==> flow/design.v <==
module decoder(
input [1:0]alu_fn,
output reg arith_enable,cmp_enable,logic_enable,shift_enable
);
always @(*) begin
        arith_enable=0;
        logic_enable=0;
        cmp_enable=0;
        shift_enable=0;
    case (alu_fn)
       2'b00: arith_enable=1;
       2'b01: logic_enable=1;
       2'b10: cmp_enable=1;
       2'b11: shift_enable=1;
    endcase
end
endmodule
module arith_unit#(parameter in_data_width=16,out_data_width=32)(
input signed [in_data_width-1:0]A,B,
input clk,rst,arith_enable,
input [1:0]alu_fn,
output  carry_out,
output reg arith_flag,
output reg signed[out_data_width-1:0]arith_out
);
assign carry_out=arith_out[in_data_width];
always @(posedge clk , negedge rst) begin
    if(!rst)begin
        arith_flag<=0;
        arith_out<=0;
    end
    else if(arith_enable) begin
        arith_flag<=1;
    case (alu_fn)
        2'b00: arith_out<=A + B;
        2'b01: arith_out<=A - B;
        2'b10: arith_out<=A * B;
        2'b11: arith_out<=(B == 0) ? 0 : A / B;
    endcase
    end
    else begin
        arith_flag<=0;
        arith_out<=0;
    end
end
endmodule
module logic_unit#(parameter in_data_width=16,out_data_width=16)(
input signed[in_data_width-1:0]  A,B,
input clk,rst,logic_enable,
input [1:0]alu_fn,
output reg logic_flag,
output reg [out_data_width-1:0]logic_out
);
reg logic_flag_next;
reg [out_data_width-1:0]logic_out_next;
always @(posedge clk , negedge rst) begin
    if(!rst)begin
        logic_out<=0;
        logic_flag<=0;
    end
    else begin
        logic_out<=logic_out_next;
        logic_flag<=logic_flag_next;
    end    
end
always @(*) begin
    if(logic_enable) begin
        logic_flag_next=1;
    case (alu_fn)
        2'b00: logic_out_next= A & B;
        2'b01: logic_out_next= A | B;
        2'b10: logic_out_next=~(A & B);
        2'b11: logic_out_next=~(A | B);
    endcase
    end
    else begin
        logic_flag_next=0;
        logic_out_next=0;
    end
end
endmodule
module cmp_unit#(parameter in_data_width=16,out_data_width=16)(
input [in_data_width-1:0]A,B,
input clk,rst,cmp_enable,
input [1:0]alu_fn,
output reg cmp_flag,
output reg [out_data_width-1:0]cmp_out
);
always @(posedge clk , negedge rst) begin
    if(!rst)begin
        cmp_out<=0;
        cmp_flag<=0;
    end
    else if(cmp_enable) begin
        cmp_flag<=1;
    case (alu_fn)
        2'b00: cmp_out<=0;
        2'b01: cmp_out<=(A==B)?1:0;
        2'b10: cmp_out<=(A>B)?2:0;
        2'b11: cmp_out<=(A<B)?3:0;
    endcase
    end
    else begin
        cmp_out<=0;
        cmp_flag<=0;
    end
end
endmodule
module shift_unit#(parameter in_data_width=16,out_data_width=16)(
input [in_data_width-1:0]A,B,
input clk,rst,shift_enable,
input [1:0]alu_fn,
output reg shift_flag,
output reg [out_data_width-1:0]shift_out
);
always @(posedge clk , negedge rst) begin
    if(!rst)begin
        shift_flag<=0;
        shift_out<=0;
    end
    else if(shift_enable) begin
        shift_flag<=1;
    case (alu_fn)
        2'b00: shift_out<=A>>1;
        2'b01: shift_out<=A<<1;
        2'b10: shift_out<=B>>1;
        2'b11: shift_out<=B<<1;
    endcase
    end
    else begin
        shift_flag<=0;
        shift_out<=0;
    end
end
endmodule
module parameterized_signed_alu #(parameter in_data_width=16,out_data_width=16,arith_out_data_width=32)(
input signed [in_data_width-1:0]A,B,
input clk,rst,
input [3:0]alu_fn,
output shift_flag,arith_flag,logic_flag,cmp_flag,carry_out,
output [out_data_width-1:0]shift_out,logic_out,cmp_out,
output signed[arith_out_data_width-1:0] arith_out
);
wire arith_enable,shift_enable,logic_enable,cmp_enable;
arith_unit dut0(
.A(A),
.B(B),
.clk(clk),
.rst(rst),
.arith_enable(arith_enable),
.alu_fn(alu_fn[1:0]),
.carry_out(carry_out),
.arith_flag(arith_flag),
.arith_out(arith_out)
);
logic_unit dut1(
.A(A),
.B(B),
.clk(clk),
.rst(rst),
.logic_enable(logic_enable),
.alu_fn(alu_fn[1:0]),
.logic_flag(logic_flag),
.logic_out(logic_out)
);
cmp_unit   dut2(
.A(A),
.B(B),
.clk(clk),
.rst(rst),
.cmp_enable(cmp_enable),
.alu_fn(alu_fn[1:0]),
.cmp_flag(cmp_flag),
.cmp_out(cmp_out)
);
shift_unit dut3(
.A(A),
.B(B),
.clk(clk),
.rst(rst),
.shift_enable(shift_enable),
.alu_fn(alu_fn[1:0]),
.shift_flag(shift_flag),
.shift_out(shift_out)
);
decoder dut4(
.alu_fn(alu_fn[3:2]),
.arith_enable(arith_enable),
.cmp_enable(cmp_enable),
.logic_enable(logic_enable),
.shift_enable(shift_enable)
);
endmodule
; From RTL to reports: parameterized_signed_alu
; The steps from the RTL of parameterized_signed_alu to its reports follow in flow order.
; Lines are those of the file above, counted from 1.
; Cell names lack the library's common part.
; Not given: --
[inputs]
top = parameterized_signed_alu
clock = clk
cell_library = sky130hd
pvt_corner = tt_025C_1v80

; Word level
; Counts by Yosys on the flattened word-level netlist (proc, flatten, opt, wreduce; memories kept). Register bits leave out memories and registers merged into their read ports (data or address); mux counts leave out enables and synchronous resets folded into registers. Print and check cells are left out. Cells with the same type and inputs are merged into one.
[classes]
addsub = 2
div = 1
n_eq = 7
mux = 20
n_mul = 1
reduce_logical = 7
bitwise = 4
n_cmp = 2
[ops]
columns = operator, count
row1 = divider 16 x 16 -> 32 bit, 1
row2 = multiplier 16 x 16 -> 32 bit, 1
row3 = parallel mux 16 bit (select 4 bit), 3
row4 = parallel mux 32 bit (select 4 bit), 1
row5 = two-way mux 32 bit, 2
row6 = two-way mux 16 bit, 3
row7 = inverter 16 bit, 2
row8 = adder 16 x 16 -> 17 bit, 1
row9 = subtractor 16 x 16 -> 17 bit, 1
row10 = > comparator 16 bit, 1
row11 = < comparator 16 bit, 1
row12 = == test 16 bit, 1
row13 = bitwise AND 16 bit, 1
row14 = bitwise OR 16 bit, 1
row15 = zero test 16 bit, 1
row16 = OR reduction 3 bit, 4
row17 = == test 2 bit (second input constant), 4
row18 = parallel mux 1 bit (select 2 bit), 4
row19 = two-way mux 1 bit, 5
row20 = == test 2 x 1 -> 1 bit (second input constant), 2
row21 = zero test 2 bit, 2
row22 = two-way mux 2 bit, 2
[bits]
register_bits = 84
input_bits = 38
output_inout_bits = 85
word_cells = 52

; Depth
; Depth = most cells in a row (Yosys ltp): at word level without a register or memory, in the mapped netlist without a sequential cell, where the memories' decode and read muxes count.
[depth]
ltp_word = 4
ABC_AREA = 0
depth_mapped = 368
ltp_nobuf = 331

; Mapped cells and area
; Yosys stat after the flow's synthesis: flattened, memories mapped to cells. It holds for the ABC_AREA given above (unset counts as 0); a run with the other value may have another netlist.
; The area totals of this step are shown rounded.
[mapped]
flip_flops = 70
cell_count = 5857
seqArea_um2 = 1800
mapped_area_um2 = 43000
buffers = 224
[types]
columns = cell_type, count, area_total_um2
row1 = ha_1, 662, 8.28E+03
row2 = fa_1, 264, 5.29E+03
row3 = xnor2_1, 296, 2.59E+03
row4 = nand2_1, 610, 2.29E+03
row5 = nor2_1, 597, 2.24E+03
row6 = a21oi_1, 402, 2011.93
row7 = inv_1, 480, 1.8E+03
row8 = dfrtp_1, 70, 1751.68
row9 = o21ai_0, 280, 1.4E+03
row10 = a21o_1, 163, 1.22E+03
row11 = xor2_1, 133, 1.16E+03
row12 = o21a_1, 135, 1.01E+03
row13 = mux2_2, 74, 833.299
row14 = nor3_1, 151, 755.725
row15 = clkbuf_1, 167, 626.851
row16 = nand3_1, 120, 600.576
row17 = nor2b_1, 79, 494.224
row18 = or3_1, 71, 444.176
; Not listed: further types 89, cells in them 1103.
; The figures by module come from a second, unflattened synthesis with its own total; it is not the netlist above.
[unflattened]
cells_unflattened = 5976
hier_area_um2 = 44000
; Each row is one instance without its submodules.
[modules]
columns = module, instances, mod_area_um2, cells, mod_seq_area_um2
row1 = arith_unit, 1, 42000, 5776, 830
row2 = logic_unit, 1, 810, 56, 430
row3 = shift_unit, 1, 730, 55, 430
row4 = cmp_unit, 1, 640, 85, 75
row5 = decoder, 1, 26, 4, 0.0
row6 = parameterized_signed_alu, 1, 0.0, 0, 0.0

; Path before layout
; Source: OpenSTA report_checks on the synthesized netlist (no wires, ideal clock, input and output delay 20% of the period each), path of least setup slack; recovery checks are left aside. Register names are those of the netlist, which keeps one name where synthesis merged equal registers.
[synth_timing]
kind = input to register
startpoint = input B[0]
endpoint = register dut0.arith_out[28]
in_delay_ns = 17.000
t_required_ns = 84.868
path_delay_ns = 72.609
path_stages = 330
setup_slack_ns = -4.608
n_path_buf = 49
setup_time_ns = 0.132
t_first_pin_ns = 17.000
t_arrival_ns = 89.477
clock_period_ns = 85.0
period_less_setup_slack_ns = 89.608
; "path_delay_ns" = arrival - input delay + setup time.
; "path_stages": output pins that drive a net of the path, with the launching flip-flop's if there is one; two outputs of one cell count as two.
; "period_less_setup_slack_ns" is the clock period less the worst setup slack; recovery checks do not enter. This is arithmetic on one report: input and output delays are still those of the set period (20% each).
; Between the ends stands the longest chain of elaborated cells between them, by number of cells; it is not shown to be the way that was timed. Of several equally long chains one is given.
; Each line given opens the expression or statement behind the cell; cells for indexed reads and writes are added by Yosys, which also makes memories of some case tables.
; At most two assigning lines are given for a register; there are more.
[synth_via]
cell_sequence = inv_1 -> buf_1 -> ha_1 -> or4b_2 -> a2111oi_0 -> o211ai_1 -> nand2_1 -> nand2_1 -> nor3_1 -> nand3_1 -> nor2_1 -> o21ai_0 -> nor2_1 -> ha_1 -> o21a_1 -> o21ai_0 -> nor2b_1 -> or3_1 -> [294 not listed] -> nor2_1 -> a21oi_1 -> ha_1 -> a21boi_0 -> o21a_1 -> o21a_1 -> o21a_1 -> o21ai_0 -> a211o_1 -> o21ai_0 -> a211oi_1 -> ha_1 -> and2_1 -> nand4_1 -> o41ai_1 -> xor2_1 -> a221oi_1 -> nor2_1
elab_chain_cells = 4
cells_between = 8
cone_lines = 6
classes_between = add/sub (2); mul (1); div (1); mux (3); reduce/logical (1)
[synth_lines]
columns = item, line_no
row1 = "start, declared", 137  ; input signed [in_data_width-1:0]A,B,
row2 = divider 16 x 16 -> 32 bit, 38  ; 2'b11: arith_out<=(B == 0) ? 0 : A / B;
row3 = two-way mux 32 bit, 38
row4 = parallel mux 32 bit (select 4 bit), 34  ; case (alu_fn)
row5 = two-way mux 32 bit, 32  ; else if(arith_enable) begin
row6 = "end, assigned", 35  ; 2'b00: arith_out<=A + B;
row7 = "end, assigned", 36  ; 2'b01: arith_out<=A - B;
row8 = "end, declared", 24  ; output reg signed[out_data_width-1:0]arith_out

; Timing after layout
; Path of least setup slack in the final report of record 1 (OpenROAD, finished layout, wires in). Where an end is a register, its clock arrival counts in the times.
[layout_timing]
kind = input to register
startpoint = input B[8]
endpoint = register dut0.arith_out[13]
t_required_ns = 85.22
setup_slack_ns = 2.79
path_stages = 306
t_first_pin_ns = 17.00
in_delay_ns = 17.00
clock_period_ns = 85.0
t_arrival_ns = 82.43
setup_time_ns = 0.16
n_path_buf = 33
; Between the ends stands the longest chain of elaborated cells between them, by number of cells; it is not shown to be the way that was timed. Of several equally long chains one is given.
; At most two assigning lines are given for a register; there are more.
[layout_via]
cell_sequence = clkdlybuf4s50_1 -> nor2_1 -> nand3_1 -> mux2i_2 -> o32ai_4 -> nor3_4 -> nand3_2 -> nor2_2 -> o21ai_1 -> nor2_1 -> ha_1 -> o21a_1 -> o21ai_0 -> nor2b_1 -> buf_4 -> o31a_1 -> nor2_1 -> ha_1 -> [270 not listed] -> a211oi_2 -> o31ai_4 -> buf_6 -> buf_6 -> mux2_2 -> nand3_1 -> ha_1 -> a21o_1 -> a21o_1 -> a21oi_1 -> o211ai_1 -> a211oi_4 -> o2111a_2 -> buf_4 -> nand3_1 -> a21oi_1 -> o21ai_2 -> a221oi_2
elab_chain_cells = 4
cells_between = 8
cone_lines = 6
classes_between = add/sub (2); mul (1); div (1); mux (3); reduce/logical (1)
[layout_lines]
columns = item, line_no
row1 = "start, declared", 137  ; input signed [in_data_width-1:0]A,B,
row2 = divider 16 x 16 -> 32 bit, 38  ; 2'b11: arith_out<=(B == 0) ? 0 : A / B;
row3 = two-way mux 32 bit, 38
row4 = parallel mux 32 bit (select 4 bit), 34  ; case (alu_fn)
row5 = two-way mux 32 bit, 32  ; else if(arith_enable) begin
row6 = "end, assigned", 35  ; 2'b00: arith_out<=A + B;
row7 = "end, assigned", 36  ; 2'b01: arith_out<=A - B;
row8 = "end, declared", 24  ; output reg signed[out_data_width-1:0]arith_out

; parameterized_signed_alu through Yosys and OpenROAD on sky130hd: 6 stored runs, unordered, with their settings and measured results. The constraints put input and output delay at 20% of the set period each and load the outputs with 0.01 pF.
; "achieved_period_ns" is the run's clock period less its worst setup slack. It is reckoned from that one timing run; input and output delays stay at 20% of the period that was set.
; "worst_path_allowed_less_slack_ns" = time allowed to the worst setup path (clock period - input delay - output delay, where it has them) - its slack; a late launch clock adds to it, a late capture clock takes from it.
; Values from the reports are rounded here.

[record 1: settings]
CELL_PAD_IN_SITES_GLOBAL_PLACEMENT = 3
CORE_ASPECT_RATIO = 1.27
CORE_MARGIN = 8
CTS_CLUSTER_SIZE = 49
GPL_ROUTABILITY_DRIVEN = 0
GPL_TIMING_DRIVEN = 1
HOLD_SLACK_MARGIN = 0.05
MIN_ROUTING_LAYER = met2
SETUP_SLACK_MARGIN = 5.0
TNS_END_PERCENT = 5
period_ns = 85.0
CAP_MARGIN = 20
CORE_UTILIZATION = 40
SLEW_MARGIN = 20
[record 1: results]
stdcell_area_um2 = 54000
yosys_chip_area_um2 = 43000
util_pct = 50
achieved_period_ns = 82.208
final_die_area_um2 = 120000
tns_ns = 0.000
setup_worst_slack_ns = 2.8
worst_path_allowed_less_slack_ns = 65.21
critical_path_type = input to register

[record 2: settings]
ABC_AREA = 0
CAP_MARGIN = 35
CELL_PAD_IN_SITES_DETAIL_PLACEMENT = 0
CORE_UTILIZATION = 50
CTS_CLUSTER_DIAMETER = 164
MAX_ROUTING_LAYER = met4
SLEW_MARGIN = 40
period_ns = 107.0
CORE_MARGIN = 2
[record 2: results]
stdcell_area_um2 = 47000
yosys_chip_area_um2 = 43000
util_pct = 55
achieved_period_ns = 101.564
final_die_area_um2 = 89000
tns_ns = 0.000
setup_worst_slack_ns = 5.4
worst_path_allowed_less_slack_ns = 80.16
critical_path_type = input to register

[record 3: settings]
period_ns = 67.6
CAP_MARGIN = 20
CORE_MARGIN = 2
CORE_UTILIZATION = 40
SLEW_MARGIN = 20
[record 3: results]
stdcell_area_um2 = 70000
yosys_chip_area_um2 = 43000
util_pct = 65
achieved_period_ns = 73.933
final_die_area_um2 = 110000
tns_ns = -200
setup_worst_slack_ns = -6.3
worst_path_allowed_less_slack_ns = 60.41
critical_path_type = input to register

[record 4: settings]
CELL_PAD_IN_SITES_GLOBAL_PLACEMENT = 0
CORE_ASPECT_RATIO = 0.65
CORE_UTILIZATION = 60
CTS_CLUSTER_DIAMETER = 322
GPL_ROUTABILITY_DRIVEN = 0
GPL_TIMING_DRIVEN = 0
MAX_ROUTING_LAYER = met4
PLACE_DENSITY_LB_ADDON = 0.01
SETUP_SLACK_MARGIN = 2.26
SLEW_MARGIN = 35
TNS_END_PERCENT = 15
period_ns = 136.0
CAP_MARGIN = 20
CORE_MARGIN = 2
[record 4: results]
stdcell_area_um2 = 47000
yosys_chip_area_um2 = 43000
util_pct = 66
achieved_period_ns = 130.089
final_die_area_um2 = 74000
tns_ns = 0.000
setup_worst_slack_ns = 5.9
worst_path_allowed_less_slack_ns = 102.89
critical_path_type = input to register

[record 5: settings]
CORE_UTILIZATION = 25
period_ns = 83.2
CAP_MARGIN = 20
CORE_MARGIN = 2
SLEW_MARGIN = 20
[record 5: results]
stdcell_area_um2 = 61000
yosys_chip_area_um2 = 43000
util_pct = 35
achieved_period_ns = 80.339
final_die_area_um2 = 180000
tns_ns = 0.000
setup_worst_slack_ns = 2.9
worst_path_allowed_less_slack_ns = 63.70
critical_path_type = input to register

[record 6: settings]
CELL_PAD_IN_SITES_DETAIL_PLACEMENT = 2
CORE_UTILIZATION = 55
CTS_CLUSTER_SIZE = 15
GPL_TIMING_DRIVEN = 0
MAX_ROUTING_LAYER = met4
PLACE_DENSITY_LB_ADDON = 0.07
SETUP_SLACK_MARGIN = 5.0
TNS_END_PERCENT = 50
period_ns = 126.0
CAP_MARGIN = 20
CORE_MARGIN = 2
SLEW_MARGIN = 20
[record 6: results]
outcome = unfinished; error DPL-0033 in placement
